==> flow/design.v <==
module alu #(parameter DATA_WIDTH = 32, OP = 3)
(
    input wire start,
    input wire clk,
    input wire reset_n,
    input wire [DATA_WIDTH - 1 : 0] A,
    input wire [DATA_WIDTH - 1 : 0] B,
    input wire [OP - 1 : 0] op,
    output reg [DATA_WIDTH - 1 : 0] result,
    output reg done
);
  localparam AND = 3'b000;   
  localparam OR  = 3'b001;   
  localparam ADD = 3'b010;   
  localparam NOP = 3'b011;   
  localparam SUB = 3'b100;   
  localparam MUL = 3'b101;   
  localparam SLT = 3'b110;   
  reg done_reg;
  reg [DATA_WIDTH - 1 : 0] result_reg;
  always @(posedge clk or negedge reset_n) begin
    if (!reset_n) begin
      result_reg <= 32'h00000000;
    end
    else begin
      if(start) begin
        case (op)
          AND: result_reg <=  A & B;
          OR : result_reg <=  A | B;
          ADD: result_reg <=  A + B;
          SUB: result_reg <=  A - B;
          MUL: result_reg <=  A * B;
          SLT: result_reg <= (A < B) ? 32'b1 : 32'b0;
          default: result_reg <= 32'h00000000;
        endcase
      end
    end
  end
  always @(posedge clk or negedge reset_n) begin
    if(!reset_n) begin
      done_reg <= 1'b0;
    end
    else begin
      if(start && (op != NOP)) begin
        done_reg <= 1'b1;
      end
      else begin
        done_reg <= 1'b0;
      end
    end
  end
  always @(posedge clk or negedge reset_n) begin
    if (!reset_n) begin
      done <= 1'b0;
    end
    else begin
      done <= done_reg;
    end
  end
  always @(posedge clk or negedge reset_n) begin
    if (!reset_n) begin
      result <= 32'h00000000;
    end
    else begin
      result <= result_reg;
    end
  end
endmodule
Tool chain data of alu
Module alu before and after one edit of its RTL, step after step.
Lines under "original" count in the file above, lines under "edited" in the edited file.
"difference" is "edited" less "original", of the values as shown.
Cell names lack the library's common part.
The mark n/a stands for no value.
- design top: alu
- clock: clk
- library: sky130hd
- library corner: tt_025C_1v80

Diff
The edit as a unified diff against the file above.
The edit is scripted: it alters the design's behaviour and was not made to optimise anything.
begin of diff
@@ -31,5 +31,5 @@
           SUB: result_reg <=  A - B;
           MUL: result_reg <=  A * B;
-          SLT: result_reg <= (A < B) ? 32'b1 : 32'b0;
+          SLT: result_reg <= (A >= B) ? 32'b1 : 32'b0;
           default: result_reg <= 32'h00000000;
         endcase
end of diff

Word-level counts
Counts by Yosys on the flattened word-level netlist (proc, flatten, opt, wreduce; memories kept). Register bits leave out memories and registers merged into their read ports (data or address); mux counts leave out enables and synchronous resets folded into registers. Print and check cells are left out. Cells with the same type and inputs are merged into one.
- word-level totals (what ; original ; edited ; difference):
    flip-flop bits (word level) ; 66 ; 66 ; 0
    output and inout bits ; 33 ; 33 ; 0
    word-level cells ; 21 ; 21 ; 0
- operators by class (what ; original ; edited ; difference):
    add/sub/neg operators ; 2 ; 2 ; 0
    multipliers ; 1 ; 1 ; 0
    $lt $le $gt $ge ; 1 ; 1 ; 0
    equality and inequality tests ; 6 ; 6 ; 0
    multiplexer cells ; 3 ; 3 ; 0
    bitwise logic cells ; 2 ; 2 ; 0
    reductions and logical operators ; 2 ; 2 ; 0
- operators by type and width (operator ; original ; edited ; difference):
    less-than comparator 32 bit ; 1 ; 0 ; -1
    >= comparator 32 bit ; 0 ; 1 ; +1
Operator kinds equal on both sides are left out: 13.

Longest topological paths
Longest topological path by Yosys (ltp), each cell counted once; first at word level (registers and memories cut), then after technology mapping (sequential cells cut; the memories' decode and read muxes count).
- logic depth (what ; original ; edited ; difference):
    depth after elaboration ; 3 ; 3 ; 0
    ABC_AREA ; 0 ; 0 ; n/a
    depth in mapped cells ; 29 ; 30 ; +1
    gate-level depth less buffers ; 26 ; 28 ; +2

Synthesis result
Yosys stat after the flow's synthesis: flattened, memories mapped to cells. It holds for the ABC_AREA given above (unset counts as 0); a run with the other value may have another netlist.
- cell types (type ; original ; edited ; difference):
    nand2_1 ; 289 ; 271 ; -18
    a21oi_1 ; 99 ; 115 ; +16
    o21ai_0 ; 76 ; 61 ; -15
    clkbuf_1 ; 104 ; 90 ; -14
    nand3_1 ; 22 ; 9 ; -13
    nor3_1 ; 25 ; 14 ; -11
    and3_1 ; 13 ; 4 ; -9
    nor3b_1 ; 9 ; 0 ; -9
    xor2_1 ; 25 ; 17 ; -8
    a211oi_1 ; 18 ; 10 ; -8
    nor2_1 ; 384 ; 390 ; +6
    o21bai_1 ; 10 ; 16 ; +6
    o31ai_1 ; 6 ; 12 ; +6
    a22oi_1 ; 20 ; 15 ; -5
    o22ai_1 ; 13 ; 18 ; +5
    o221ai_1 ; 11 ; 16 ; +5
    a221o_1 ; 7 ; 12 ; +5
    a22o_1 ; 7 ; 12 ; +5
Cell types equal on both sides are left out: 15.
Not every row of either side is listed.
- synthesis totals (what ; original ; edited ; difference):
    cell count ; 2621 ; 2549 ; -72
    synthesis area (µm²) ; 21986.1 ; 21589.5 ; -396.6
    sequential part of the area (µm²) ; 1651.6 ; 1651.6 ; 0.0
    flip-flops ; 66 ; 66 ; 0
    buffers ; 129 ; 117 ; -12

Path before layout
Source: OpenSTA report_checks on the synthesized netlist (no wires, ideal clock, input and output delay 20% of the period each), path of least setup slack; recovery checks are left aside. Register names are those of the netlist, which keeps one name where synthesis merged equal registers.
- timing after synthesis (what ; original ; edited ; difference):
    path type ; input to register ; input to register ; n/a
    from ; input port B[2] ; input port B[2] ; n/a
    to ; register result_reg[23] ; register result_reg[30] ; n/a
    period (ns) ; 9.5 ; 9.5 ; 0.0
    input delay (ns) ; 1.900 ; 1.900 ; 0.000
    setup time (ns) ; 0.139 ; 0.129 ; -0.010
    time at the first pin (ns) ; 1.900 ; 1.900 ; 0.000
    data arrival time (ns) ; 8.778 ; 8.701 ; -0.077
    path slack (ns) ; 0.583 ; 0.670 ; +0.087
    delay of the path (ns) ; 7.017 ; 6.930 ; -0.087
    driving pins on the path ; 26 ; 28 ; +2
    buffers on the path ; 3 ; 2 ; -1
    period reached after synthesis (ns) ; 8.917 ; 8.83 ; -0.087
"delay of the path" is the arrival time less input delay plus setup time.
"driving pins on the path" counts driving pins, that of a launching flip-flop among them; a cell with two outputs on the path counts twice.
"period reached after synthesis" is the clock period less the worst setup slack; recovery checks do not enter. This is arithmetic on one report: input and output delays are still those of the set period (20% each).
The rows between start and end are the longest chain of elaborated cells between them; the timing report does not say that the signal goes this way. Where chains are equally long, one stands for them.
A line is the first line of the expression or statement that the cell stems from. Yosys adds cells for indexed reads and writes and turns some case tables into memories.
A register here has more assigning lines than the two given.
Between the ends, after synthesis, original:
- path through: clkbuf_1 inv_1 clkbuf_1 nor2_1 fa_1 inv_1 fa_1 fa_1 fa_1 inv_1 fa_1 inv_1 fa_1 inv_1 fa_1 fa_1 ha_1 clkbuf_1 a211oi_1 o21ai_0 a31oi_1 a21boi_1 o21ai_0 a311oi_1 nor3_1 or4_1
- length of the longest elaborated chain: 2
- noted elaborated cells between the ends (all ways): 4
- RTL lines, path after synthesis, original (what ; RTL line ; source):
    start, declared ; 7 ; input wire [DATA_WIDTH - 1 : 0] B,
    multiplier 32 x 32 -> 32 bit ; 32 ; MUL: result_reg <=  A * B;
    parallel mux 32 bit (select 6 bit) ; 27 ; case (op)
    end, assigned ; 28 ; AND: result_reg <=  A & B;
    end, assigned ; 29 ; OR : result_reg <=  A | B;
    end, declared ; 20 ; reg [DATA_WIDTH - 1 : 0] result_reg;
Between the ends, after synthesis, edited:
- path through: clkbuf_1 inv_1 clkbuf_1 nor2_1 fa_1 inv_1 fa_1 fa_1 fa_1 inv_1 fa_1 inv_1 fa_1 inv_1 fa_1 fa_1 ha_1 nand4_1 nor2_1 nand2_1 o221ai_1 a211oi_2 o31ai_1 a21o_1 a21oi_1 xnor2_1 a221oi_2 o22ai_1
- length of the longest elaborated chain: 2
- noted elaborated cells between the ends (all ways): 4
- RTL lines, path after synthesis, edited (what ; RTL line ; source):
    start, declared ; 7 ; input wire [DATA_WIDTH - 1 : 0] B,
    multiplier 32 x 32 -> 32 bit ; 32 ; MUL: result_reg <=  A * B;
    parallel mux 32 bit (select 6 bit) ; 27 ; case (op)
    end, assigned ; 28 ; AND: result_reg <=  A & B;
    end, assigned ; 29 ; OR : result_reg <=  A | B;
    end, declared ; 20 ; reg [DATA_WIDTH - 1 : 0] result_reg;

Timing after layout
Path of least setup slack in the final report of the runs of set A (OpenROAD, finished layout, wires in). Where an end is a register, its clock arrival counts in the times.
- timing post-layout (what ; original ; edited ; difference):
    path type ; input to register ; input to register ; n/a
    from ; input port B[2] ; input port A[7] ; n/a
    to ; register result_reg[30] ; register result_reg[30] ; n/a
    period (ns) ; 9.23 ; 9.23 ; 0.00
    input delay (ns) ; 1.85 ; 1.85 ; 0.00
    setup time (ns) ; 0.15 ; 0.12 ; -0.03
    time at the first pin (ns) ; 1.85 ; 1.85 ; 0.00
    data arrival time (ns) ; 9.18 ; 9.25 ; +0.07
    path slack (ns) ; 0.24 ; 0.18 ; -0.06
    driving pins on the path ; 24 ; 29 ; +5
    buffers on the path ; 3 ; 5 ; +2
The rows between start and end are the longest chain of elaborated cells between them; the timing report does not say that the signal goes this way. Where chains are equally long, one stands for them.
A register here has more assigning lines than the two given.
Between the ends, post-layout, original:
- path through: clkdlybuf4s50_1 inv_1 buf_4 nor2_1 fa_1 inv_1 fa_1 fa_1 fa_1 inv_1 fa_1 ha_1 fa_1 fa_1 ha_1 buf_4 a21o_1 a21oi_1 o211ai_1 a211o_1 and3_1 or3_1 a31oi_1 a32oi_1
- length of the longest elaborated chain: 2
- noted elaborated cells between the ends (all ways): 4
- RTL lines, path post-layout, original (what ; RTL line ; source):
    start, declared ; 7 ; input wire [DATA_WIDTH - 1 : 0] B,
    multiplier 32 x 32 -> 32 bit ; 32 ; MUL: result_reg <=  A * B;
    parallel mux 32 bit (select 6 bit) ; 27 ; case (op)
    end, assigned ; 28 ; AND: result_reg <=  A & B;
    end, assigned ; 29 ; OR : result_reg <=  A | B;
    end, declared ; 20 ; reg [DATA_WIDTH - 1 : 0] result_reg;
Between the ends, post-layout, edited:
- path through: clkdlybuf4s50_1 buf_4 buf_8 ha_2 inv_1 fa_1 inv_1 fa_1 fa_1 inv_1 fa_1 inv_1 ha_1 ha_1 fa_1 fa_1 ha_1 nand4_1 nor2_2 buf_4 a311o_1 a211oi_2 buf_4 o31ai_2 a21o_1 a21oi_1 xnor2_1 a221oi_2 o22ai_1
- length of the longest elaborated chain: 2
- noted elaborated cells between the ends (all ways): 4
- RTL lines, path post-layout, edited (what ; RTL line ; source):
    start, declared ; 6 ; input wire [DATA_WIDTH - 1 : 0] A,
    multiplier 32 x 32 -> 32 bit ; 32 ; MUL: result_reg <=  A * B;
    parallel mux 32 bit (select 6 bit) ; 27 ; case (op)
    end, assigned ; 28 ; AND: result_reg <=  A & B;
    end, assigned ; 29 ; OR : result_reg <=  A | B;
    end, declared ; 20 ; reg [DATA_WIDTH - 1 : 0] result_reg;

Flow runs
Runs of the flow (Yosys, OpenROAD) on both versions; the two runs of a pair have the same settings. The constraints put input and output delay at 20% of the set period each and load the outputs with 0.01 pF.
Settings, set A:
- CORE_UTILIZATION: 45
- noted period_ns: 9.23
- noted CAP_MARGIN: 20
- noted CORE_MARGIN: 2
- SLEW_MARGIN: 20
- measured results, set A (what ; original ; edited ; difference):
    mapped cell area after synthesis (µm²) ; 21986.1 ; 21589.5 ; -396.6
    total die area (µm²) ; 50643.0 ; 49744.6 ; -898.4
    area of the standard cells in the finished layout (µm²) ; 25423.1 ; 25674.6 ; +251.5
    utilization in the final report (%) ; 52.4 ; 54.0 ; +1.6
    setup slack of the worst path (ns) ; 0.237 ; 0.185 ; -0.052
    setup total negative slack (ns) ; 0.000 ; 0.000 ; 0.000
    lowest hold slack (ns) ; 0.365 ; 0.345 ; -0.020
    clock period achieved (ns) ; 8.993 ; 9.045 ; +0.052
Settings, set B:
- CORE_UTILIZATION: 36
- noted CTS_CLUSTER_DIAMETER: 340
- PLACE_DENSITY_LB_ADDON: 0.07
- SETUP_SLACK_MARGIN: -0.26
- noted period_ns: 7.2
- noted CAP_MARGIN: 20
- noted CORE_MARGIN: 2
- SLEW_MARGIN: 20
- measured results, set B (what ; original ; edited ; difference):
    mapped cell area after synthesis (µm²) ; 21986.1 ; 21589.5 ; -396.6
    total die area (µm²) ; 63066.3 ; 61946.2 ; -1120.1
    area of the standard cells in the finished layout (µm²) ; 29608.4 ; 28756.3 ; -852.1
    utilization in the final report (%) ; 49.1 ; 48.6 ; -0.5
    setup slack of the worst path (ns) ; -0.732 ; -0.842 ; -0.110
    setup total negative slack (ns) ; -8.403 ; -10.071 ; -1.668
    lowest hold slack (ns) ; 0.349 ; 0.344 ; -0.005
    clock period achieved (ns) ; 7.932 ; 8.042 ; +0.110
"clock period achieved" is the run's clock period less its worst setup slack. It is reckoned from that one timing run; input and output delays stay at 20% of the period that was set.
